==> flow/design.v <==
module PE
#(parameter DATA_WIDTH=8)
(
    clk,
    rst_n,
    en_din,
    en_win,
    data_in,
    weights_in,
    data_out,
    ready
);
input clk,rst_n;
input en_din,en_win;
input [DATA_WIDTH-1:0] data_in,weights_in;
output [2*DATA_WIDTH-1:0] data_out;   
output ready;  
wire en;
assign en = en_din & en_win;
reg [4:0] cnt;
always@(posedge clk or negedge rst_n)
begin
    if(!rst_n)
        cnt <= 'd0;
    else if(en)
    begin
        if(cnt == 27)  
            cnt <= 'd0;
        else 
            cnt <= cnt + 1'b1;
    end
    else
        cnt <= 'd0;
end
reg [2*DATA_WIDTH-1:0] sum;
always@(posedge clk or negedge rst_n)
begin
    if(!rst_n)
        sum <= 'd0;
    else if(en)
        begin
            if(cnt == 27)  
                sum <= 'd0; 
            else
                sum <= data_in * weights_in + sum;
        end
end
reg ready;
reg [2*DATA_WIDTH-1:0] data_out;
always@(posedge clk or negedge rst_n)
begin
    if(!rst_n)
    begin
        ready <= 1'b0;
        data_out <= 'd0;
    end
    else if(cnt == 27)
    begin
        ready <= 1'b1;
        data_out <= sum;
    end
    else
        ready <= 1'b0;        
end
endmodule
module input_bus
#(parameter BUS_WIDTH=8)  
(
    clk,
    rst_n,
    data,
    en,              
    data_l0,
    data_l1,
    data_l2,
    en_l0,
    en_l1,
    en_l2
);
input clk,rst_n; 
input en;                            
input [BUS_WIDTH-1:0] data;          
output en_l0,en_l1,en_l2;                            
output [BUS_WIDTH-1:0] data_l0,data_l1,data_l2;      
reg en_l0,en_l1,en_l2;
reg [BUS_WIDTH-1:0] data_l0,data_l1,data_l2;
always@(posedge clk or negedge rst_n)
begin
    if(!rst_n)
    begin
        en_l0 <= 1'b0;
        en_l1 <= 1'b0;
        en_l2 <= 1'b0;
        data_l0 <= 'd0;
        data_l1 <= 'd0;
        data_l2 <= 'd0;
    end
    else
    begin
        en_l0 <= en;
        en_l1 <= en_l0;
        en_l2 <= en_l1;
        data_l0 <= data;
        data_l1 <= data_l0;
        data_l2 <= data_l1;
    end
end
endmodule
module obuffer
#(
parameter DATA_WIDTH=8,  
parameter MEM_DATA_WIDTH=9,    
parameter MEM_ADDR_WIDTH=4    
)  
(
    clk,
    rst_n,
    p0_ready,
    p1_ready,
    p2_ready,
    p0_din,
    p1_din,
    p2_din,
    empty,
    full,
    rd_en,
    data_rdout,
    errout
);
input clk,rst_n;
input p0_ready,p1_ready,p2_ready;
input [2*DATA_WIDTH-1:0] p0_din,p1_din,p2_din;
input rd_en;
output empty,full;
output [2*DATA_WIDTH-1:0] data_rdout;
output errout;  
reg [2*DATA_WIDTH-1:0] mem[MEM_DATA_WIDTH-1:0];
reg [MEM_ADDR_WIDTH:0] wr_ptr, rd_ptr;
wire [MEM_ADDR_WIDTH-1:0] wr_addr,rd_addr;
assign wr_addr[MEM_ADDR_WIDTH-1:0] = wr_ptr[MEM_ADDR_WIDTH-1:0];
assign rd_addr[MEM_ADDR_WIDTH-1:0] = rd_ptr[MEM_ADDR_WIDTH-1:0];
always@(posedge clk or negedge rst_n)
begin
    if(!rst_n)
        wr_ptr <= 'd0;
    else if(!full & (p0_ready | p1_ready | p2_ready))
    begin
        if(wr_ptr[MEM_ADDR_WIDTH-1:0] == MEM_DATA_WIDTH-1)
            wr_ptr <= {~wr_ptr[MEM_ADDR_WIDTH],4'b0000};
        else 
            wr_ptr <= wr_ptr + 1'b1;
    end
end
always@(posedge clk or negedge rst_n)
begin
    if(!rst_n)
        rd_ptr <= 'd0;
    else if(!empty & rd_en)
    begin
        if(rd_ptr[MEM_ADDR_WIDTH-1:0] == MEM_DATA_WIDTH-1)
            rd_ptr <= {~rd_ptr[MEM_ADDR_WIDTH],4'b0000};
        else 
            rd_ptr <= rd_ptr + 1'b1;
    end
end
reg errout;
always@(posedge clk or negedge rst_n)
begin
    if(!rst_n)
        errout <= 1'b0;
    else if(!full & (p0_ready | p1_ready | p2_ready))
    begin
        case({p0_ready,p1_ready,p2_ready})
        3'b000:
            mem[wr_addr] <= mem[wr_addr];
        3'b100:
            mem[wr_addr] <= p0_din;
        3'b010:
            mem[wr_addr] <= p1_din;
        3'b001:
            mem[wr_addr] <= p2_din;
        default:
            errout <= 1'b1;
        endcase
    end
end
reg [2*DATA_WIDTH-1:0] data_rdout;
always@(posedge clk or negedge rst_n)
begin
    if(!rst_n)
        data_rdout <= 'd0;
    else if(!empty & rd_en)
        data_rdout <= mem[rd_addr];
end
assign full = (wr_ptr=={~rd_ptr[MEM_ADDR_WIDTH],rd_ptr[MEM_ADDR_WIDTH-1:0]});
assign empty = (wr_ptr==rd_ptr);
endmodule
module top(
    clk,
    rst_n,
    ifm0,
    ifm1,
    ifm2,
    ifm0_en,
    ifm1_en,
    ifm2_en,
    w0,
    w1,
    w2,
    w0_en,
    w1_en,
    w2_en,
    obf0_rd_en,
    obf1_rd_en,
    obf2_rd_en,
    obf0_empty,
    obf1_empty,
    obf2_empty,
    obf0_full,
    obf1_full,
    obf2_full,
    obf0_err,
    obf1_err,
    obf2_err,
    obf0_out,
    obf1_out,
    obf2_out
);
parameter DATA_WIDTH=8;
input clk,rst_n;
input ifm0_en,ifm1_en,ifm2_en;
input w0_en,w1_en,w2_en;
input [DATA_WIDTH-1:0] ifm0,ifm1,ifm2;
input [DATA_WIDTH-1:0] w0,w1,w2;
input obf0_rd_en,obf1_rd_en,obf2_rd_en;
output obf0_empty,obf1_empty,obf2_empty;
output obf0_full,obf1_full,obf2_full;
output obf0_err,obf1_err,obf2_err;
output [2*DATA_WIDTH-1:0] obf0_out,obf1_out,obf2_out;
wire [DATA_WIDTH-1:0] ifm0_l0,ifm0_l1,ifm0_l2;
wire ifm0_en0,ifm0_en1,ifm0_en2;
input_bus ifm_bus0(
    .clk(clk),
    .rst_n(rst_n),
    .data(ifm0),
    .en(ifm0_en),             
    .data_l0(ifm0_l0),
    .data_l1(ifm0_l1),
    .data_l2(ifm0_l2),
    .en_l0(ifm0_en0),
    .en_l1(ifm0_en1),
    .en_l2(ifm0_en2)
);
wire [DATA_WIDTH-1:0] ifm1_l0,ifm1_l1,ifm1_l2;
wire ifm1_en0,ifm1_en1,ifm1_en2;
input_bus ifm_bus1(
    .clk(clk),
    .rst_n(rst_n),
    .data(ifm1),
    .en(ifm1_en),             
    .data_l0(ifm1_l0),
    .data_l1(ifm1_l1),
    .data_l2(ifm1_l2),
    .en_l0(ifm1_en0),
    .en_l1(ifm1_en1),
    .en_l2(ifm1_en2)
);
wire [DATA_WIDTH-1:0] ifm2_l0,ifm2_l1,ifm2_l2;
wire ifm2_en0,ifm2_en1,ifm2_en2;
input_bus ifm_bus2(
    .clk(clk),
    .rst_n(rst_n),
    .data(ifm2),
    .en(ifm2_en),             
    .data_l0(ifm2_l0),
    .data_l1(ifm2_l1),
    .data_l2(ifm2_l2),
    .en_l0(ifm2_en0),
    .en_l1(ifm2_en1),
    .en_l2(ifm2_en2)
);
wire [DATA_WIDTH-1:0] w0_l0,w0_l1,w0_l2;
wire w0_en0,w0_en1,w0_en2;
input_bus w_bus0(
    .clk(clk),
    .rst_n(rst_n),
    .data(w0),
    .en(w0_en),             
    .data_l0(w0_l0),
    .data_l1(w0_l1),
    .data_l2(w0_l2),
    .en_l0(w0_en0),
    .en_l1(w0_en1),
    .en_l2(w0_en2)
);
wire [DATA_WIDTH-1:0] w1_l0,w1_l1,w1_l2;
wire w1_en0,w1_en1,w1_en2;
input_bus w_bus1(
    .clk(clk),
    .rst_n(rst_n),
    .data(w1),
    .en(w1_en),             
    .data_l0(w1_l0),
    .data_l1(w1_l1),
    .data_l2(w1_l2),
    .en_l0(w1_en0),
    .en_l1(w1_en1),
    .en_l2(w1_en2)
);
wire [DATA_WIDTH-1:0] w2_l0,w2_l1,w2_l2;
wire w2_en0,w2_en1,w2_en2;
input_bus w_bus2(
    .clk(clk),
    .rst_n(rst_n),
    .data(w2),
    .en(w2_en),             
    .data_l0(w2_l0),
    .data_l1(w2_l1),
    .data_l2(w2_l2),
    .en_l0(w2_en0),
    .en_l1(w2_en1),
    .en_l2(w2_en2)
);
wire [2*DATA_WIDTH-1:0] pe00_out,pe01_out,pe02_out,pe10_out,pe11_out,pe12_out,pe20_out,pe21_out,pe22_out;
wire pe00_rdy,pe01_rdy,pe02_rdy,pe10_rdy,pe11_rdy,pe12_rdy,pe20_rdy,pe21_rdy,pe22_rdy;
PE pe00(
    .clk(clk),
    .rst_n(rst_n),
    .en_din(ifm0_en0),
    .en_win(w0_en0),
    .data_in(ifm0_l0),
    .weights_in(w0_l0),
    .data_out(pe00_out),
    .ready(pe00_rdy)
);
PE pe01(
    .clk(clk),
    .rst_n(rst_n),
    .en_din(ifm0_en1),
    .en_win(w1_en0),
    .data_in(ifm0_l1),
    .weights_in(w1_l0),
    .data_out(pe01_out),
    .ready(pe01_rdy)
);
PE pe02(
    .clk(clk),
    .rst_n(rst_n),
    .en_din(ifm0_en2),
    .en_win(w2_en0),
    .data_in(ifm0_l2),
    .weights_in(w2_l0),
    .data_out(pe02_out),
    .ready(pe02_rdy)
);
PE pe10(
    .clk(clk),
    .rst_n(rst_n),
    .en_din(ifm1_en0),
    .en_win(w0_en1),
    .data_in(ifm1_l0),
    .weights_in(w0_l1),
    .data_out(pe10_out),
    .ready(pe10_rdy)
);
PE pe11(
    .clk(clk),
    .rst_n(rst_n),
    .en_din(ifm1_en1),
    .en_win(w1_en1),
    .data_in(ifm1_l1),
    .weights_in(w1_l1),
    .data_out(pe11_out),
    .ready(pe11_rdy)
);
PE pe12(
    .clk(clk),
    .rst_n(rst_n),
    .en_din(ifm1_en2),
    .en_win(w2_en1),
    .data_in(ifm1_l2),
    .weights_in(w2_l1),
    .data_out(pe12_out),
    .ready(pe12_rdy)
);
PE pe20(
    .clk(clk),
    .rst_n(rst_n),
    .en_din(ifm2_en0),
    .en_win(w0_en2),
    .data_in(ifm2_l0),
    .weights_in(w0_l2),
    .data_out(pe20_out),
    .ready(pe20_rdy)
);
PE pe21(
    .clk(clk),
    .rst_n(rst_n),
    .en_din(ifm2_en1),
    .en_win(w1_en2),
    .data_in(ifm2_l1),
    .weights_in(w1_l2),
    .data_out(pe21_out),
    .ready(pe21_rdy)
);
PE pe22(
    .clk(clk),
    .rst_n(rst_n),
    .en_din(ifm2_en2),
    .en_win(w2_en2),
    .data_in(ifm2_l2),
    .weights_in(w2_l2),
    .data_out(pe22_out),
    .ready(pe22_rdy)
);
obuffer obf0(
    .clk(clk),
    .rst_n(rst_n),
    .p0_ready(pe00_rdy),
    .p1_ready(pe10_rdy),
    .p2_ready(pe20_rdy),
    .p0_din(pe00_out),
    .p1_din(pe10_out),
    .p2_din(pe20_out),
    .empty(obf0_empty),
    .full(obf0_full),
    .rd_en(obf0_rd_en),
    .data_rdout(obf0_out),
    .errout(obf0_err)
);
obuffer obf1(
    .clk(clk),
    .rst_n(rst_n),
    .p0_ready(pe01_rdy),
    .p1_ready(pe11_rdy),
    .p2_ready(pe21_rdy),
    .p0_din(pe01_out),
    .p1_din(pe11_out),
    .p2_din(pe21_out),
    .empty(obf1_empty),
    .full(obf1_full),
    .rd_en(obf1_rd_en),
    .data_rdout(obf1_out),
    .errout(obf1_err)
);
obuffer obf2(
    .clk(clk),
    .rst_n(rst_n),
    .p0_ready(pe02_rdy),
    .p1_ready(pe12_rdy),
    .p2_ready(pe22_rdy),
    .p0_din(pe02_out),
    .p1_din(pe12_out),
    .p2_din(pe22_out),
    .empty(obf2_empty),
    .full(obf2_full),
    .rd_en(obf2_rd_en),
    .data_rdout(obf2_out),
    .errout(obf2_err)
);
endmodule
======== Step by step through the tools: top ========
The steps from the RTL of top to its reports follow in flow order.
Line numbers count from 1 in the design file above.
Operators carry their Yosys type and port widths (W data, S select, Z words).
Cell names lack the library's common part.
Not given: n/a
inputs
  top module .............................. top
  clock ................................... clk
  library ................................. sky130hd
  corner .................................. tt_025C_1v80

======== Word level ========
Counts by Yosys on the flattened word-level netlist (proc, flatten, opt, wreduce). Print and check cells are left out.
operators by class
  eq/ne operators ......................... 180
  multiply operators ...................... 9
  add/sub/neg operators ................... 24
  bitwise logic cells ..................... 30
  mux-type cells .......................... 183
  reductions and logical operators ........ 51
operator list
  kind                   count
  $mux W16               117
  $pmux W16 S4           27
  $mul A8 B8 Y16         9
  $pmux W16 S9           3
  $pmux W16 S8           3
  $ne A2 B1 Y1 const B   108
  $reduce_and A7 Y1      27
  $add A16 B16 Y16       9
  $mux W5                24
  $eq A4 B3 Y1 const B   24
  $add A5 B1 Y5 const B  15
  $eq A4 B2 Y1 const B   12
  $eq A5 B5 Y1 const B   9
  $eq A5 B5 Y1           6
  $eq A4 B1 Y1 const B   6
  $eq A4 B4 Y1 const B   6
  $logic_not A4 Y1       6
  $and A1 B1 Y1          15
  $reduce_bool A4 Y1     3
  $reduce_or A4 Y1       3
  $not A1 Y1             9
  $eq A3 B1 Y1 const B   3
  $eq A3 B2 Y1 const B   3
  $eq A3 B3 Y1 const B   3
  $logic_not A3 Y1       3
  $mux W1                9
  $or A1 B1 Y1           6
  $logic_not A1 Y1       6
  $reduce_and A2 Y1      3
storage and ports
  word-level cells ........................ 588
  bits of input ports ..................... 59
  output and inout bits ................... 57
  flip-flop bits (word level) ............. 1017

======== Longest topological paths ========
Yosys ltp: most cells in a row. Word level: on the elaborated netlist, between registers, memories and ports. Mapped: between sequential cells and ports; inverters and the memories' decode and read muxes count.
depth
  depth after elaboration ................. 5
  ABC_AREA ................................ 1
  mapped depth ............................ 21
  gate-level depth less buffers ........... 20

======== After synthesis ========
Yosys stat after the flow's synthesis: flattened, memories mapped to cells. It holds for the ABC_AREA given above (unset counts as 0); a run with the other value may have another netlist.
synthesis totals
  cells in the netlist .................... 8129
  mapped flip-flops ....................... 1017
  buffer cells ............................ 285
  sequential part of the area ............. 0.0276115 mm^2
  synthesis area .......................... 0.0676574 mm^2
cells by type
  type      count  area in all (um^2)
  dfrtp_1   585    1.46E+04
  edfxtp_1  432    1.3E+04
  nand2_1   2568   9.64E+03
  fa_1      450    9008.64
  inv_1     1720   6.46E+03
  ha_1      348    4.35E+03
  o21ai_0   409    2.05E+03
  nand3_1   379    1.9E+03
  nor2_1    424    1.59E+03
  clkbuf_1  183    686.909
  a21oi_1   115    575.552
  xor2_1    57     499.229
  nand4_1   65     406.64
  a22o_1    44     385.37
  xnor2_1   37     324.061
  buf_2     64     320.307
  o21ai_2   24     210.202
  buf_4     27     202.694
Not listed: further types 23, cells in them 198.

======== Timing after synthesis ========
Path of least setup slack by OpenSTA after synthesis, without wires, with an ideal clock, recovery checks aside; 20% of the period is set as input and as output delay. Where synthesis merged equal registers, the netlist keeps one of their names.
path after synthesis
  path type ............................... flip-flop to flip-flop
  from .................................... register w_bus1.data_l1[0]
  to ...................................... register pe11.sum[7]
  data required time ...................... 4873 ps
  driving pins on the path ................ 16
  setup slack ............................. 1175 ps
  launch time at the first pin ............ 0 ps
  period .................................. 5000 ps
  buffers on the path ..................... 1
  arrival time ............................ 3698 ps
  path delay .............................. 3825 ps
  library setup time ...................... 127 ps
  synthesis period reached ................ 3825 ps
"path delay" is the arrival time less input delay plus setup time.
"driving pins on the path": output pins that drive a net of the path, with the launching flip-flop's if there is one; two outputs of one cell count as two.
"synthesis period reached" = period - worst setup slack (recovery checks aside). The figure is calculated, with input and output delays left at 20% of the set period.
The rows between start and end are the longest chain of elaborated cells between them; the timing report does not say that the signal goes this way. Where chains are equally long, one stands for them.
A line is the first line of the expression or statement that the cell stems from. Yosys adds cells for indexed reads and writes and turns some case tables into memories.
At most two assigning lines are given for a register; there are more.
between the ends, after synthesis
  cell sequence ........................... dfrtp_1 clkbuf_1 nand2_1 fa_1 inv_1 fa_1 inv_1 fa_1 fa_1 inv_1 ha_1 nand2_1 nand3_1 or2_2 nand3_1 o21ai_0
  cells in the longest elaborated chain ... 3
  elaborated cells between the ends (all ways) .. 3
  source lines of those cells ............. 2
  those cells by class .................... add/sub: 1; mul: 1; mux: 1
RTL lines, path after synthesis
  element             line  RTL
  start: declaration  84    output [BUS_WIDTH-1:0] data_l0,data_l1,data_l2;
  start: assignment   95    data_l1 <= 'd0;
  start: assignment   104   data_l1 <= data_l0;
  $mul A8 B8 Y16      45    sum <= data_in * weights_in + sum;
  $add A16 B16 Y16    45
  $mux W16            42    if(cnt == 27)
  end: assignment     43    sum <= 'd0;
  end: assignment     45
  end: declaration    35    reg [2*DATA_WIDTH-1:0] sum;

======== Worst path after layout ========
From the final timing report of job 1: the path of least setup slack in the routed layout; clock arrival at registers is part of the times.
The report prints the path's times to 10 ps; the period is as set.
path post-layout
  path type ............................... flip-flop to flip-flop
  from .................................... register ifm_bus0.data_l1[5]
  to ...................................... register pe01.sum[11]
  library setup time ...................... 120 ps
  launch time at the first pin ............ 800 ps
  arrival time ............................ 4700 ps
  buffers on the path ..................... 2
  data required time ...................... 5670 ps
  setup slack ............................. 970 ps
  period .................................. 5000 ps
  driving pins on the path ................ 21
The rows between start and end are the longest chain of elaborated cells between them; the timing report does not say that the signal goes this way. Where chains are equally long, one stands for them.
At most two assigning lines are given for a register; there are more.
between the ends, post-layout
  cell sequence ........................... dfrtp_4 buf_8 buf_4 nand2_4 fa_1 fa_1 inv_1 fa_1 inv_1 fa_1 inv_2 ha_4 nand2_2 inv_2 nand2_2 inv_1 nand2_1 nand3_2 nand2_1 nand3_2 o21ai_1
  cells in the longest elaborated chain ... 3
  elaborated cells between the ends (all ways) .. 3
  source lines of those cells ............. 2
  those cells by class .................... add/sub: 1; mul: 1; mux: 1
RTL lines, path post-layout
  element             line  RTL
  start: declaration  84    output [BUS_WIDTH-1:0] data_l0,data_l1,data_l2;
  start: assignment   95    data_l1 <= 'd0;
  start: assignment   104   data_l1 <= data_l0;
  $mul A8 B8 Y16      45    sum <= data_in * weights_in + sum;
  $add A16 B16 Y16    45
  $mux W16            42    if(cnt == 27)
  end: assignment     43    sum <= 'd0;
  end: assignment     45
  end: declaration    35    reg [2*DATA_WIDTH-1:0] sum;

Lab notebook: top

Settings and measured results of 6 stored flow runs for module top (sky130hd), not sorted in any way. The constraints put input and output delay at 20% of the set period each and load the outputs with 0.01 pF.
"achieved period": clock period set for the run, less the worst setup slack. It is reckoned from that one timing run; input and output delays stay at 20% of the period that was set.
"worst path time" = time allowed to the worst setup path (clock period - input delay - output delay, where it has them) - its slack; a late launch clock adds to it, a late capture clock takes from it.
"total power after layout" is the tool's figure for a default switching activity; nothing was simulated.
"worst path time" is given in steps of 10 ps.

---- job 1 ----
settings
  ABC_AREA = 1
  CAP_MARGIN = 10
  CORE_UTILIZATION = 47
  CTS_CLUSTER_DIAMETER = 56
  GPL_ROUTABILITY_DRIVEN = 0
  GPL_TIMING_DRIVEN = 0
  MAX_ROUTING_LAYER = met4
  MIN_ROUTING_LAYER = met2
  PLACE_DENSITY = 0.6
  SETUP_SLACK_MARGIN = 1.46
  TNS_END_PERCENT = 80
  period_ns = 5.0
  CORE_MARGIN = 2
  SLEW_MARGIN = 20
results
  cell area after synthesis ............... 0.0676574 mm^2
  worst path time ......................... 4030 ps
  worst setup path type ................... flip-flop to flip-flop
  standard-cell area of the final layout .. 0.0838254 mm^2
  total negative setup slack .............. 0 ps
  utilization after routing ............... 58.5 %
  total power after layout ................ 55898 uW
  achieved period ......................... 4031 ps
  worst setup slack after layout .......... 969 ps
  overall die area ........................ 0.147003 mm^2

---- job 2 ----
settings
  ABC_AREA = 1
  CORE_UTILIZATION = 47
  CTS_CLUSTER_DIAMETER = 56
  GPL_ROUTABILITY_DRIVEN = 0
  GPL_TIMING_DRIVEN = 0
  MAX_ROUTING_LAYER = met4
  PLACE_DENSITY = 0.6
  TNS_END_PERCENT = 80
  period_ns = 5.0
  CAP_MARGIN = 20
  CORE_MARGIN = 2
  SLEW_MARGIN = 20
results
  cell area after synthesis ............... 0.0676574 mm^2
  worst path time ......................... 4610 ps
  worst setup path type ................... flip-flop to flip-flop
  standard-cell area of the final layout .. 0.0761518 mm^2
  total negative setup slack .............. 0 ps
  utilization after routing ............... 53.1 %
  total power after layout ................ 41931 uW
  achieved period ......................... 4612 ps
  worst setup slack after layout .......... 388 ps
  overall die area ........................ 0.147003 mm^2

---- job 3 ----
settings
  ABC_AREA = 1
  CELL_PAD_IN_SITES_DETAIL_PLACEMENT = 2
  CELL_PAD_IN_SITES_GLOBAL_PLACEMENT = 1
  CORE_ASPECT_RATIO = 0.51
  CORE_MARGIN = 6
  CORE_UTILIZATION = 25
  CTS_CLUSTER_DIAMETER = 202
  CTS_CLUSTER_SIZE = 91
  GPL_ROUTABILITY_DRIVEN = 1
  HOLD_SLACK_MARGIN = 0.07
  MIN_ROUTING_LAYER = met1
  PLACE_DENSITY_LB_ADDON = 0.26
  TNS_END_PERCENT = 100
  period_ns = 3.57
  CAP_MARGIN = 20
  SLEW_MARGIN = 20
results
  cell area after synthesis ............... 0.0676574 mm^2
  worst path time ......................... 4090 ps
  worst setup path type ................... flip-flop to flip-flop
  standard-cell area of the final layout .. 0.0834275 mm^2
  total negative setup slack .............. -30159 ps
  utilization after routing ............... 31.2 %
  total power after layout ................ 80666 uW
  achieved period ......................... 4093 ps
  worst setup slack after layout .......... -523 ps
  overall die area ........................ 0.283972 mm^2

---- job 4 ----
settings
  ABC_AREA = 1
  CAP_MARGIN = 10
  CORE_ASPECT_RATIO = 1.24
  CORE_UTILIZATION = 47
  CTS_CLUSTER_DIAMETER = 56
  GPL_ROUTABILITY_DRIVEN = 1
  GPL_TIMING_DRIVEN = 0
  MAX_ROUTING_LAYER = met4
  MIN_ROUTING_LAYER = met2
  PLACE_DENSITY = 0.6
  SETUP_SLACK_MARGIN = 1.46
  SLEW_MARGIN = 10
  TNS_END_PERCENT = 80
  period_ns = 5.0
  CORE_MARGIN = 2
results
  cell area after synthesis ............... 0.0676574 mm^2
  worst path time ......................... 4010 ps
  worst setup path type ................... flip-flop to flip-flop
  standard-cell area of the final layout .. 0.0828995 mm^2
  total negative setup slack .............. 0 ps
  utilization after routing ............... 57.8 %
  total power after layout ................ 53807 uW
  achieved period ......................... 4006 ps
  worst setup slack after layout .......... 994 ps
  overall die area ........................ 0.147021 mm^2

---- job 5 ----
settings
  ABC_AREA = 0
  CELL_PAD_IN_SITES_GLOBAL_PLACEMENT = 3
  CORE_UTILIZATION = 17
  CTS_CLUSTER_DIAMETER = 252
  MIN_ROUTING_LAYER = met1
  PLACE_DENSITY = 0.65
  SETUP_SLACK_MARGIN = -0.5
  period_ns = 8.24
  CAP_MARGIN = 20
  CORE_MARGIN = 2
  SLEW_MARGIN = 20
results
  cell area after synthesis ............... 0.0633182 mm^2
  worst path time ......................... 4990 ps
  worst setup path type ................... flip-flop to flip-flop
  standard-cell area of the final layout .. 0.0746041 mm^2
  total negative setup slack .............. 0 ps
  utilization after routing ............... 20.1 %
  total power after layout ................ 22085 uW
  achieved period ......................... 4991 ps
  worst setup slack after layout .......... 3249 ps
  overall die area ........................ 0.377358 mm^2

---- job 6 ----
settings
  ABC_AREA = 1
  CELL_PAD_IN_SITES_DETAIL_PLACEMENT = 2
  CORE_UTILIZATION = 25
  CTS_CLUSTER_SIZE = 69
  HOLD_SLACK_MARGIN = 0.07
  PLACE_DENSITY_LB_ADDON = 0.26
  SETUP_SLACK_MARGIN = 0.26
  TNS_END_PERCENT = 20
  period_ns = 3.57
  CAP_MARGIN = 20
  CORE_MARGIN = 2
  SLEW_MARGIN = 20
results
  cell area after synthesis ............... 0.0676574 mm^2
  worst path time ......................... 4480 ps
  worst setup path type ................... flip-flop to flip-flop
  standard-cell area of the final layout .. 0.0850653 mm^2
  total negative setup slack .............. -49061 ps
  utilization after routing ............... 31.7 %
  total power after layout ................ 86813 uW
  achieved period ......................... 4480 ps
  worst setup slack after layout .......... -910 ps
  overall die area ........................ 0.274807 mm^2
